==> flow/design.v <==
module alu #(
    parameter INST_W = 4,
    parameter INT_W  = 6,
    parameter FRAC_W = 10,
    parameter DATA_W = INT_W + FRAC_W
)(
    input                      i_clk,
    input                      i_rst_n,
    input                      i_in_valid,
    output                     o_busy,
    input         [INST_W-1:0] i_inst,
    input  signed [DATA_W-1:0] i_data_a,
    input  signed [DATA_W-1:0] i_data_b,
    output                     o_out_valid,
    output        [DATA_W-1:0] o_data
);
localparam IDLE = 3'b000;
localparam INPUT = 3'b001;
localparam COMPUTE = 3'b010;
localparam TEMP = 3'b011; 
localparam OUTPUT = 3'b100;
reg o_busy_in ;
reg out_valid_in;
reg signed [DATA_W-1:0] i_A, i_B, nxt_i_A, nxt_i_B;
reg [INST_W-1:0] inst, nxt_inst;
reg signed [DATA_W-1:0] out1, nxt_out1;
reg [2:0] state, nxt_state;
reg       busy, nxt_busy;
reg       valid, nxt_valid;
reg signed [DATA_W:0] add, sub;
reg signed [2*DATA_W-1 :0] mul, nxt_mul;
reg signed [22:0] mul_part, sat_mul;
reg signed [22:0] round_mul;
reg signed  [2*DATA_W - 1:0] left, part_left;
reg [DATA_W - 1:0] revermatch; 
reg signed [DATA_W+3:0] data_acc [0:DATA_W-1], nxt_data_acc [0:DATA_W-1];
reg signed [20:0] temp_data_acc;
wire [3:0] index ;
reg flag ;
reg signed [15:0] mul_temp;
reg signed [45:0] soft_mul;
reg signed [15:0] soft_test;
reg signed [15:0] soft_neg; 
reg [15:0] val16;
reg [7:0] val8;
reg [3:0] val4;
reg [4:0] result;
assign o_data = out1;
assign index  = i_A[3:0];  
assign o_busy = o_busy_in;
assign o_out_valid = out_valid_in;
always @(*) begin
    if (state == COMPUTE) begin
        flag = 1'b1;
    end
    else flag = 1'b0;
end
always @(*) begin
    case (state)
        IDLE:begin
            nxt_state = INPUT;
        end 
        INPUT:begin
            if (i_in_valid) begin
                nxt_state = COMPUTE;
            end
            else nxt_state = state;
        end
        COMPUTE:begin
            nxt_state = TEMP;
        end
        TEMP:begin
            nxt_state = OUTPUT;
        end
        OUTPUT:begin
            nxt_state = IDLE;
        end
        default: nxt_state = state;
    endcase
end
always @(*) begin
    case (state)
        INPUT:begin
        if (i_in_valid) begin
            nxt_i_A = i_data_a;
            nxt_i_B = i_data_b;
            nxt_inst = i_inst;
        end
        else begin
            nxt_i_A = i_A;
            nxt_i_B = i_B;
            nxt_inst = inst;
        end
        end 
        default: begin
            nxt_i_A = i_A;
            nxt_i_B = i_B;
            nxt_inst = inst;
        end
    endcase
end
always @(*) begin
    if (state == OUTPUT) begin
        out_valid_in = 1'b1;  
    end
    else out_valid_in = 1'b0;  
end
always @(*) begin
    if (state == INPUT) begin
        o_busy_in = 1'b0;
    end
    else o_busy_in = 1'b1;
end
integer i;
always @(*) begin
    for(i=0;i<DATA_W;i=i+1)begin
    nxt_data_acc[i] = data_acc[i];
    end
    add = 0; sub = 0; mul = 0; mul_part = 0; round_mul = 0; sat_mul = 0;
    temp_data_acc = 0; soft_mul = 0; soft_test = 0; soft_neg = 0;
    left = 0; part_left = 0; result = 0; val16 = 0; val8 = 0; val4 = 0;
    case (inst)
        0: begin
            add = i_A + i_B;
            nxt_out1 = (!add[DATA_W] && add[DATA_W - 1]) ? 16'b0111_1111_1111_1111 :
                      (add[DATA_W] && !add[DATA_W - 1]) ? 16'b1000_0000_0000_0000 : add[DATA_W-1:0];
        end
        1:begin
            sub = i_A - i_B;
            nxt_out1 = (!sub[DATA_W] && sub[DATA_W - 1]) ?  16'b0111_1111_1111_1111 : 
                      (sub[DATA_W] && !sub[DATA_W - 1]) ?  16'b1000_0000_0000_0000 : sub[DATA_W-1:0];
        end
        2:begin
            mul = i_A*i_B;  
            mul_part = mul[2*DATA_W-1:9]; 
            if(mul_part[0] == 1'b1)begin
                round_mul = mul_part + 1'b1;
            end
            else begin
                round_mul = mul_part ;
            end
            sat_mul = (!round_mul[22] && (round_mul[21:11]> 11'b000_0001_1111)) ? 23'b011_1111_1111_1111_1111_1111 :  
                      (round_mul[22]  && (round_mul[21:11]< 11'b111_1110_0000)) ? 23'b100_0000_0000_0000_0000_0000 : round_mul;
            if ((sat_mul == 23'b011_1111_1111_1111_1111_1111) || (sat_mul == 23'b100_0000_0000_0000_0000_0000)) begin
                nxt_out1 = sat_mul[22:7];
            end
            else nxt_out1 = sat_mul[16:1];
        end
        3:begin
            if (flag == 1'b1) begin
            temp_data_acc = data_acc[index] + i_B;
            nxt_data_acc[index] = temp_data_acc[19:0]; 
            end
            else nxt_data_acc[index] = data_acc[index];
            nxt_out1 = (!data_acc[index][DATA_W+3] && (data_acc[index][19:10]>10'b00_0001_1111))? 16'b0111_1111_1111_1111 :
                       (data_acc[index][DATA_W+3]  && (data_acc[index][19:10]<10'b11_1110_0000)) ? 16'b1000_0000_0000_0000 : data_acc[index][DATA_W-1:0];
        end
        4:begin  
            if(!i_A[DATA_W-1] &&  i_A[14:10]>=5'b00010) soft_mul = {6'b0,i_A,24'b0};  
            else if (!i_A[DATA_W-1] && i_A[15:10]>=5'b0) begin   
                    soft_mul = ((i_A<<<1'b1) + 16'b0000_1000_0000_0000)*(30'b000000_01010101010101_0101_010101);
            end
            else if (i_A[15:10] == 6'b111111) begin    
                soft_test = i_A + 16'b0000_1000_0000_0000;
                soft_mul = (soft_test)*(30'b000000_01010101010101_0101_010101);
            end
            else if (i_A[15:10] == 6'b111110) begin
                soft_neg = (i_A<<<1'b1) + 16'b0001_0100_0000_0000;
                soft_mul = soft_neg*(30'b000000_000111000111000111_000111);
            end
            else if (i_A[15:10] == 6'b111101) begin
                soft_neg = (i_A + 16'b0000_1100_0000_0000);
                soft_mul = soft_neg*(30'b000000_000111000111000111_000111);
            end
            else soft_mul = 46'b0;
            nxt_out1 = ((soft_mul != 46'b01_1111_1111_1111_1111_1111_1111_1111_1111_1111_1111_1111) || (soft_mul != 46'b10_0000_0000_0000_0000_0000_0000_0000_0000_0000_0000_0000)) && (soft_mul[23] == 1'b1)?
                      soft_mul[DATA_W+23:24] + 1'b1:
                      ((soft_mul != 46'b01_1111_1111_1111_1111_1111_1111_1111_1111_1111_1111_1111) || (soft_mul != 46'b10_0000_0000_0000_0000_0000_0000_0000_0000_0000_0000_0000)) && (soft_mul[23] == 1'b0)?
                      soft_mul[DATA_W+23:24]:soft_mul[39:24];
        end
        5:begin   
            nxt_out1 = i_A ^ i_B;
        end
        6:begin   
            nxt_out1 = i_A >>> i_B;
        end
        7:begin   
            left = {i_A,i_A};
            part_left = left << i_B;
            nxt_out1 = part_left[2*DATA_W-1:DATA_W];
        end
        8:begin   
            result[4] = (i_A[15:0] == 16'b0) ? 1 : 0;
            val16     = (result[4]) ? 16'b1111_1111_1111_1111 : i_A;
            result[3] = (val16[15:8] == 8'b0) ? 1 : 0;
            val8      = (result[3]) ? val16[7:0] : val16[15:8];
            result[2] = (val8[7:4] == 4'b0) ? 1 : 0;
            val4      = (result[2]) ? val8[3:0] : val8[7:4];
            result[1] = (val4[3:2] == 2'b0) ? 1 : 0;
            result[0] = (result[1]) ? ~val4[1] : ~val4[3];
            nxt_out1 = {11'b0,result};
        end
        9:begin   
            nxt_out1[0] = (i_A[3:0] == i_B[15:12])  ? 1'b1 : 1'b0;
            nxt_out1[1] = (i_A[4:1] == i_B[14:11])  ? 1'b1 : 1'b0;
            nxt_out1[2] = (i_A[5:2] == i_B[13:10])  ? 1'b1 : 1'b0;
            nxt_out1[3] = (i_A[6:3] == i_B[12:9])   ? 1'b1 : 1'b0;
            nxt_out1[4] = (i_A[7:4] == i_B[11:8])   ? 1'b1 : 1'b0;
            nxt_out1[5] = (i_A[8:5] == i_B[10:7])   ? 1'b1 : 1'b0;
            nxt_out1[6] = (i_A[9:6] == i_B[9:6])    ? 1'b1 : 1'b0;
            nxt_out1[7] = (i_A[10:7] == i_B[8:5])   ? 1'b1 : 1'b0;
            nxt_out1[8] = (i_A[11:8] == i_B[7:4])   ? 1'b1 : 1'b0;
            nxt_out1[9] = (i_A[12:9] == i_B[6:3])   ? 1'b1 : 1'b0;
            nxt_out1[10] = (i_A[13:10] == i_B[5:2]) ? 1'b1 : 1'b0;
            nxt_out1[11] = (i_A[14:11] == i_B[4:1]) ? 1'b1 : 1'b0;
            nxt_out1[12] = (i_A[15:12] == i_B[3:0]) ? 1'b1 : 1'b0;
            nxt_out1[15:13] = 3'b000;
            end
        default: begin 
            nxt_out1 = out1;
        end
    endcase
end
    always @(posedge i_clk or negedge i_rst_n) begin
        if (!i_rst_n) begin
            out1 <= 0;
            i_A <= 0;
            i_B <= 0;
            state <= 0;
            inst <= 0;
            for ( i=0 ;i<DATA_W ;i=i+1) begin
                data_acc[i] <= 0;
            end
        end
        else begin
            out1 <= nxt_out1;
            i_A <= nxt_i_A;
            i_B <= nxt_i_B;
            state <= nxt_state;
            inst <= nxt_inst;
            for ( i=0 ;i<DATA_W ;i=i+1) begin
                data_acc[i] <= nxt_data_acc[i];
            end
        end
    end
endmodule
# [Reports on alu]
# What the tools print for alu, step after step.
# Lines are those of the file above, counted from 1.
# Operators carry their Yosys type and port widths (W data, S select, Z words).
# Library cell names are shortened.
# A cell with -- has no value.
[design] top_module="alu" clk_port="i_clk" lib="sky130hd" lib_corner="tt_025C_1v80"

# [Word-level counts]
# Counts by Yosys on the flattened word-level netlist (proc, flatten, opt, wreduce). Print and check cells are left out. Cells with the same type and inputs are merged into one.
[bits] register_bits=375 wordCells=288 inputBits=39 out_inout_bits=18
[classes] n_reduce_logical=65 n_eq=49 n_logic=19 n_cmp=6 mul=5 shifts=2 n_addsub=9 muxes=111
[ops] cell="$mul A16 B21 Y37 const B" count=2
[ops] cell="$mux W20" count=51
[ops] cell="$mul A18 B23 Y41 const B" count=1
[ops] cell="$mul A16 B23 Y39 const B" count=1
[ops] cell="$mul A16 B16 Y32" count=1
[ops] cell="$pmux W20 S16" count=1
[ops] cell="$pmux W20 S15" count=1
[ops] cell="$reduce_or A15 Y1" count=16
[ops] cell="$mux W46" count=5
[ops] cell="$mux W16" count=9
[ops] cell="$pmux W1 S10" count=13
[ops] cell="$mux W23" count=4
[ops] cell="$eq A4 B4 Y1" count=13
[ops] cell="$ne A46 B45 Y1 const B" count=1
[ops] cell="$ne A46 B46 Y1 const B" count=1
[ops] cell="$eq A4 B4 Y1 const B" count=10
[ops] cell="$mux W37" count=1
[ops] cell="$reduce_and A2 Y1" count=18
[ops] cell="$add A16 B12 Y16 const B" count=2
[ops] cell="$shl A32 B16 Y32" count=1
[ops] cell="$eq A4 B3 Y1 const B" count=8
[ops] cell="$pmux W3 S9" count=1
[ops] cell="$add A23 B1 Y23 const B" count=1
[ops] cell="$eq A23 B22 Y1 const B" count=1
[ops] cell="$eq A23 B23 Y1 const B" count=1
[ops] cell="$mux W1" count=21
[ops] cell="$add A20 B16 Y20" count=1
[ops] cell="$not A1 Y1" count=18
# Other operator kinds: 36; their cells: 62.

# [Longest topological paths]
# Yosys ltp: most cells in a row. Word level: on the elaborated netlist, between registers, memories and ports. Mapped: between sequential cells and ports; inverters and the memories' decode and read muxes count.
[depth] word_depth=13 abc_area=0 ltp_mapped=35 ltp_nobuf=31

# [Netlist]
# The flow's flattened synthesis, as Yosys stat reports it; memories are mapped. The netlist is that of the ABC_AREA named above (0 if unset); the other value can give another one.
# The area totals of this step are shown rounded.
[types] cell="fa_1" count=524 type_area_um2=1.05E+04
[types] cell="dfrtp_1" count=376 type_area_um2=9.41E+03
[types] cell="ha_1" count=633 type_area_um2=7.92E+03
[types] cell="inv_1" count=756 type_area_um2=2.84E+03
[types] cell="o21ai_0" count=453 type_area_um2=2.27E+03
[types] cell="nand2_1" count=557 type_area_um2=2.09E+03
[types] cell="nor2_1" count=350 type_area_um2=1313.76
[types] cell="a21oi_1" count=248 type_area_um2=1241.19
[types] cell="xnor2_1" count=109 type_area_um2=954.666
[types] cell="clkbuf_1" count=217 type_area_um2=814.531
[types] cell="a22oi_1" count=88 type_area_um2=660.634
[types] cell="mux2i_1" count=54 type_area_um2=540.518
[types] cell="a21o_1" count=50 type_area_um2=375.36
[types] cell="nor3_1" count=75 type_area_um2=375.36
[types] cell="nand4_1" count=55 type_area_um2=344.08
[types] cell="o211ai_1" count=45 type_area_um2=337.824
[types] cell="nand3_1" count=67 type_area_um2=335.322
[types] cell="xor2_1" count=37 type_area_um2=324.061
# Not listed: further types 81, cells in them 694.
[synth_totals] buffers=252 seqArea_mm2=0.00944 mapped_area_mm2=0.0479 stdcells=5388 flip_flops=377

# [Path before layout]
# OpenSTA on the mapped netlist: ideal clock, no wires. The path of least setup slack (recovery checks aside). Input and output delay are each 20% of the period. Register names are those of the netlist, which keeps one name where synthesis merged equal registers.
[synth_timing] path_kind="register to register" start="register i_A[15]" end="register out1[2]" required_time_ps=9868 launch_ps=0 driving_pins=30 tclk_ps=10000 arrival_time_ps=8421 path_buffers=5 slack_ps=1448 path_delay_ps=8553 setup_time_ps=132 synth_period_reached_ps=8552
# "path_delay_ps" = arrival - input delay + setup time.
# "driving_pins": output pins that drive a net of the path, with the launching flip-flop's if there is one; two outputs of one cell count as two.
# "synth_period_reached_ps" = period - worst setup slack (recovery checks aside). The figure is calculated, with input and output delays left at 20% of the set period.
# Between the ends stands the longest chain of elaborated cells between them, by number of cells; it is not shown to be the way that was timed. Of several equally long chains one is given.
# Each line given opens the expression or statement behind the cell; cells for indexed reads and writes are added by Yosys, which also makes memories of some case tables.
[synth_via] cell_sequence="dfrtp_1 > clkbuf_1 > clkbuf_1 > buf_1 > buf_1 > nand2_1 > fa_1 > fa_1 > inv_1 > fa_1 > fa_1 > fa_1 > inv_1 > fa_1 > inv_1 > ha_1 > clkbuf_1 > nand3_1 > nand2b_1 > a21oi_1 > or4b_1 > o211ai_1 > nor4_1 > nand4_1 > o21a_1 > or4_4 > a32oi_2 > nor2b_4 > a221oi_2 > o31ai_1" elab_chain_len=13 cone_cells=65 cone_classes="add/sub (7); mul (4); compare (3); eq/ne (7); shift (2); mux (22); reduce/logical (20)"
[synth_lines] item="start, declared" line=24 rtl="reg signed [DATA_W-1:0] i_A, i_B, nxt_i_A, nxt_i_B;"
[synth_lines] item="start, assigned" line=227 rtl="i_A <= 0;"
[synth_lines] item="start, assigned" line=237 rtl="i_A <= nxt_i_A;"
[synth_lines] item="$add A16 B12 Y16" line=172 rtl="soft_neg = (i_A + 16'b0000_1100_0000_0000);"
[synth_lines] item="$mul A16 B21 Y37" line=173 rtl="soft_mul = soft_neg*(30'b000000_000111000111000111_000111);"
[synth_lines] item="$mux W37" line=171 rtl="else if (i_A[15:10] == 6'b111101) begin"
[synth_lines] item="$mux W46" line=167 rtl="else if (i_A[15:10] == 6'b111110) begin"
[synth_lines] item="$mux W46" line=163 rtl="else if (i_A[15:10] == 6'b111111) begin"
[synth_lines] item="$mux W46" line=160 rtl="else if (!i_A[DATA_W-1] && i_A[15:10]>=5'b0) begin"
[synth_lines] item="$mux W46" line=159 rtl="if(!i_A[DATA_W-1] &&  i_A[14:10]>=5'b00010) soft_mul = {6'b0,i_A,24'b0};"
[synth_lines] item="$mux W46" line=122 rtl="case (inst)"
[synth_lines] item="$ne A46 B45 Y1" line=176 rtl="nxt_out1 = ((soft_mul != 46'b01_1111_1111_1111_1111_1111_1111_1111_1111_1111_1111_1111) || (soft_mul != 46'b10 ..."
[synth_lines] item="$logic_or A1 B1 Y1" line=176
[synth_lines] item="$logic_and A1 B1 Y1" line=176
[synth_lines] item="$mux W16" line=176
[synth_lines] item="$pmux W1 S10" line=122
[synth_lines] item="end, assigned" line=226 rtl="out1 <= 0;"
[synth_lines] item="end, assigned" line=236 rtl="out1 <= nxt_out1;"
[synth_lines] item="end, declared" line=26 rtl="reg signed [DATA_W-1:0] out1, nxt_out1;"

# [Path in the finished layout]
# From the final timing report of record 1: the path of least setup slack in the routed layout; clock arrival at registers is part of the times.
# The path's times are printed in steps of 10 ps; the period is the one set.
[layout_timing] path_kind="register to register" start="register i_A[11]" end="register out1[12]" launch_ps=600 tclk_ps=11300 setup_time_ps=150 path_buffers=1 driving_pins=30 required_time_ps=11740 slack_ps=2410 arrival_time_ps=9330
[layout_via] cell_sequence="dfrtp_4 > inv_1 > clkbuf_16 > ha_2 > a21oi_2 > nor2_2 > xor2_2 > ha_1 > fa_1 > fa_2 > fa_1 > inv_1 > fa_1 > inv_1 > fa_1 > ha_1 > a21oi_1 > o21ai_0 > a31o_2 > or3_1 > o21ai_1 > o21ai_2 > xnor2_2 > a211oi_1 > a2111oi_2 > inv_1 > nor4_2 > xor2_1 > a221oi_2 > a31oi_1"
[layout_lines] item="start, declared" line=24 rtl="reg signed [DATA_W-1:0] i_A, i_B, nxt_i_A, nxt_i_B;"
[layout_lines] item="start, assigned" line=227 rtl="i_A <= 0;"
[layout_lines] item="start, assigned" line=237 rtl="i_A <= nxt_i_A;"
[layout_lines] item="end, assigned" line=226 rtl="out1 <= 0;"
[layout_lines] item="end, assigned" line=236 rtl="out1 <= nxt_out1;"
[layout_lines] item="end, declared" line=26 rtl="reg signed [DATA_W-1:0] out1, nxt_out1;"
# No chain of elaborated cells between the ends is given.

# Flow runs of alu

Measured results for alu: 4 stored runs of the Yosys and OpenROAD flow on sky130hd. The settings differ; the order carries no meaning. The constraints put input and output delay at 20% of the set period each and load the outputs with 0.01 pF.
By "worst_path_time_ps" is meant the share of the clock period that the worst setup path is allowed (20% is reserved at inputs, 20% at outputs), minus its slack. Clock arrival times at its registers enter into it.
"worst_path_time_ps" is given in steps of 10 ps.
Measured values are rounded.

[flow] record 1: files
==> flow/run.sh <==
#!/bin/bash
# the make line also repeats the synthesis and layout settings of config.mk as NAME=value (left out here)
make -C /OpenROAD-flow-scripts/flow DESIGN_CONFIG=/design/flow/config.mk WORK_HOME=/design/flow/orfs CLKGATE_MAP_FILE= finish
==> flow/config.mk <==
export PLATFORM = sky130hd
export DESIGN_NAME = alu
export DESIGN_NICKNAME = alu
export VERILOG_FILES = /design/flow/design.v
export SDC_FILE = /design/flow/constraint.sdc
export NUM_CORES = 4
export LEC_CHECK = 0
export ABC_AREA = 0
export CAP_MARGIN = 30
export CORE_ASPECT_RATIO = 0.71
export CORE_MARGIN = 9
export CORE_UTILIZATION = 55
export CTS_CLUSTER_DIAMETER = 94
export GPL_TIMING_DRIVEN = 0
export HOLD_SLACK_MARGIN = 0.29
export MAX_ROUTING_LAYER = met4
export PLACE_DENSITY_LB_ADDON = 0.19
export SETUP_SLACK_MARGIN = 2.48
export SLEW_MARGIN = 20
export TNS_END_PERCENT = 65
==> flow/constraint.sdc <==
create_clock -name core_clock -period 11.3 [get_ports {i_clk}]
set_input_delay 2.2600 -clock core_clock [delete_from_list [all_inputs] [get_ports {i_clk}]]
set_output_delay 2.2600 -clock core_clock [all_outputs]
set_load 0.01 [all_outputs]

[flow] record 1: metrics
[metrics] yosys.chip_area_mm2 = 0.0479
[metrics] design_die_area_mm2 = 0.0982
[metrics] finalUtil_pct = 63.0
[metrics] worst_setup_slack_ps = 2410
[metrics] total_negative_slack_ps = 0
[metrics] worst_path_time_ps = 8890
[metrics] worst_path_kind = register to register

[flow] record 2: files
==> flow/run.sh <==
#!/bin/bash
# the make line also repeats the synthesis and layout settings of config.mk as NAME=value (left out here)
make -C /OpenROAD-flow-scripts/flow DESIGN_CONFIG=/design/flow/config.mk WORK_HOME=/design/flow/orfs CLKGATE_MAP_FILE= finish
==> flow/config.mk <==
export PLATFORM = sky130hd
export DESIGN_NAME = alu
export DESIGN_NICKNAME = alu
export VERILOG_FILES = /design/flow/design.v
export SDC_FILE = /design/flow/constraint.sdc
export NUM_CORES = 4
export LEC_CHECK = 0
export ABC_AREA = 1
export CAP_MARGIN = 10
export CELL_PAD_IN_SITES_GLOBAL_PLACEMENT = 3
export CORE_ASPECT_RATIO = 0.56
export CORE_MARGIN = 10
export CORE_UTILIZATION = 40
export HOLD_SLACK_MARGIN = 0.13
export MIN_ROUTING_LAYER = met1
export SLEW_MARGIN = 25
==> flow/constraint.sdc <==
create_clock -name core_clock -period 10.0 [get_ports {i_clk}]
set_input_delay 2.0000 -clock core_clock [delete_from_list [all_inputs] [get_ports {i_clk}]]
set_output_delay 2.0000 -clock core_clock [all_outputs]
set_load 0.01 [all_outputs]

[flow] record 2: metrics
[metrics] yosys.chip_area_mm2 = 0.0542
[metrics] design_die_area_mm2 = 0.151
[metrics] finalUtil_pct = 43.7
[metrics] worst_setup_slack_ps = 861
[metrics] total_negative_slack_ps = 0
[metrics] worst_path_time_ps = 9140
[metrics] worst_path_kind = register to register

[flow] record 3: files
==> flow/run.sh <==
#!/bin/bash
# the make line also repeats the synthesis and layout settings of config.mk as NAME=value (left out here)
make -C /OpenROAD-flow-scripts/flow DESIGN_CONFIG=/design/flow/config.mk WORK_HOME=/design/flow/orfs CLKGATE_MAP_FILE= finish
==> flow/config.mk <==
export PLATFORM = sky130hd
export DESIGN_NAME = alu
export DESIGN_NICKNAME = alu
export VERILOG_FILES = /design/flow/design.v
export SDC_FILE = /design/flow/constraint.sdc
export NUM_CORES = 4
export LEC_CHECK = 0
export CAP_MARGIN = 20
export CORE_MARGIN = 2
export CORE_UTILIZATION = 40
export SLEW_MARGIN = 20
==> flow/constraint.sdc <==
create_clock -name core_clock -period 9.93 [get_ports {i_clk}]
set_input_delay 1.9860 -clock core_clock [delete_from_list [all_inputs] [get_ports {i_clk}]]
set_output_delay 1.9860 -clock core_clock [all_outputs]
set_load 0.01 [all_outputs]

[flow] record 3: metrics
[metrics] yosys.chip_area_mm2 = 0.0479
[metrics] design_die_area_mm2 = 0.123
[metrics] finalUtil_pct = 43.7
[metrics] worst_setup_slack_ps = 514
[metrics] total_negative_slack_ps = 0
[metrics] worst_path_time_ps = 9420
[metrics] worst_path_kind = register to register

[flow] record 4: files
==> flow/run.sh <==
#!/bin/bash
# the make line also repeats the synthesis and layout settings of config.mk as NAME=value (left out here)
make -C /OpenROAD-flow-scripts/flow DESIGN_CONFIG=/design/flow/config.mk WORK_HOME=/design/flow/orfs CLKGATE_MAP_FILE= finish
==> flow/config.mk <==
export PLATFORM = sky130hd
export DESIGN_NAME = alu
export DESIGN_NICKNAME = alu
export VERILOG_FILES = /design/flow/design.v
export SDC_FILE = /design/flow/constraint.sdc
export NUM_CORES = 4
export LEC_CHECK = 0
export ABC_AREA = 1
export CAP_MARGIN = 40
export CELL_PAD_IN_SITES_GLOBAL_PLACEMENT = 3
export CORE_ASPECT_RATIO = 0.56
export CORE_MARGIN = 10
export CORE_UTILIZATION = 40
export CTS_CLUSTER_SIZE = 79
export GPL_ROUTABILITY_DRIVEN = 0
export HOLD_SLACK_MARGIN = 0.13
export MIN_ROUTING_LAYER = met1
export SLEW_MARGIN = 25
==> flow/constraint.sdc <==
create_clock -name core_clock -period 10.0 [get_ports {i_clk}]
set_input_delay 2.0000 -clock core_clock [delete_from_list [all_inputs] [get_ports {i_clk}]]
set_output_delay 2.0000 -clock core_clock [all_outputs]
set_load 0.01 [all_outputs]

[flow] record 4: metrics
[metrics] yosys.chip_area_mm2 = 0.0542
[metrics] design_die_area_mm2 = 0.151
[metrics] finalUtil_pct = 44.0
[metrics] worst_setup_slack_ps = 938
[metrics] total_negative_slack_ps = 0
[metrics] worst_path_time_ps = 9060
[metrics] worst_path_kind = register to register
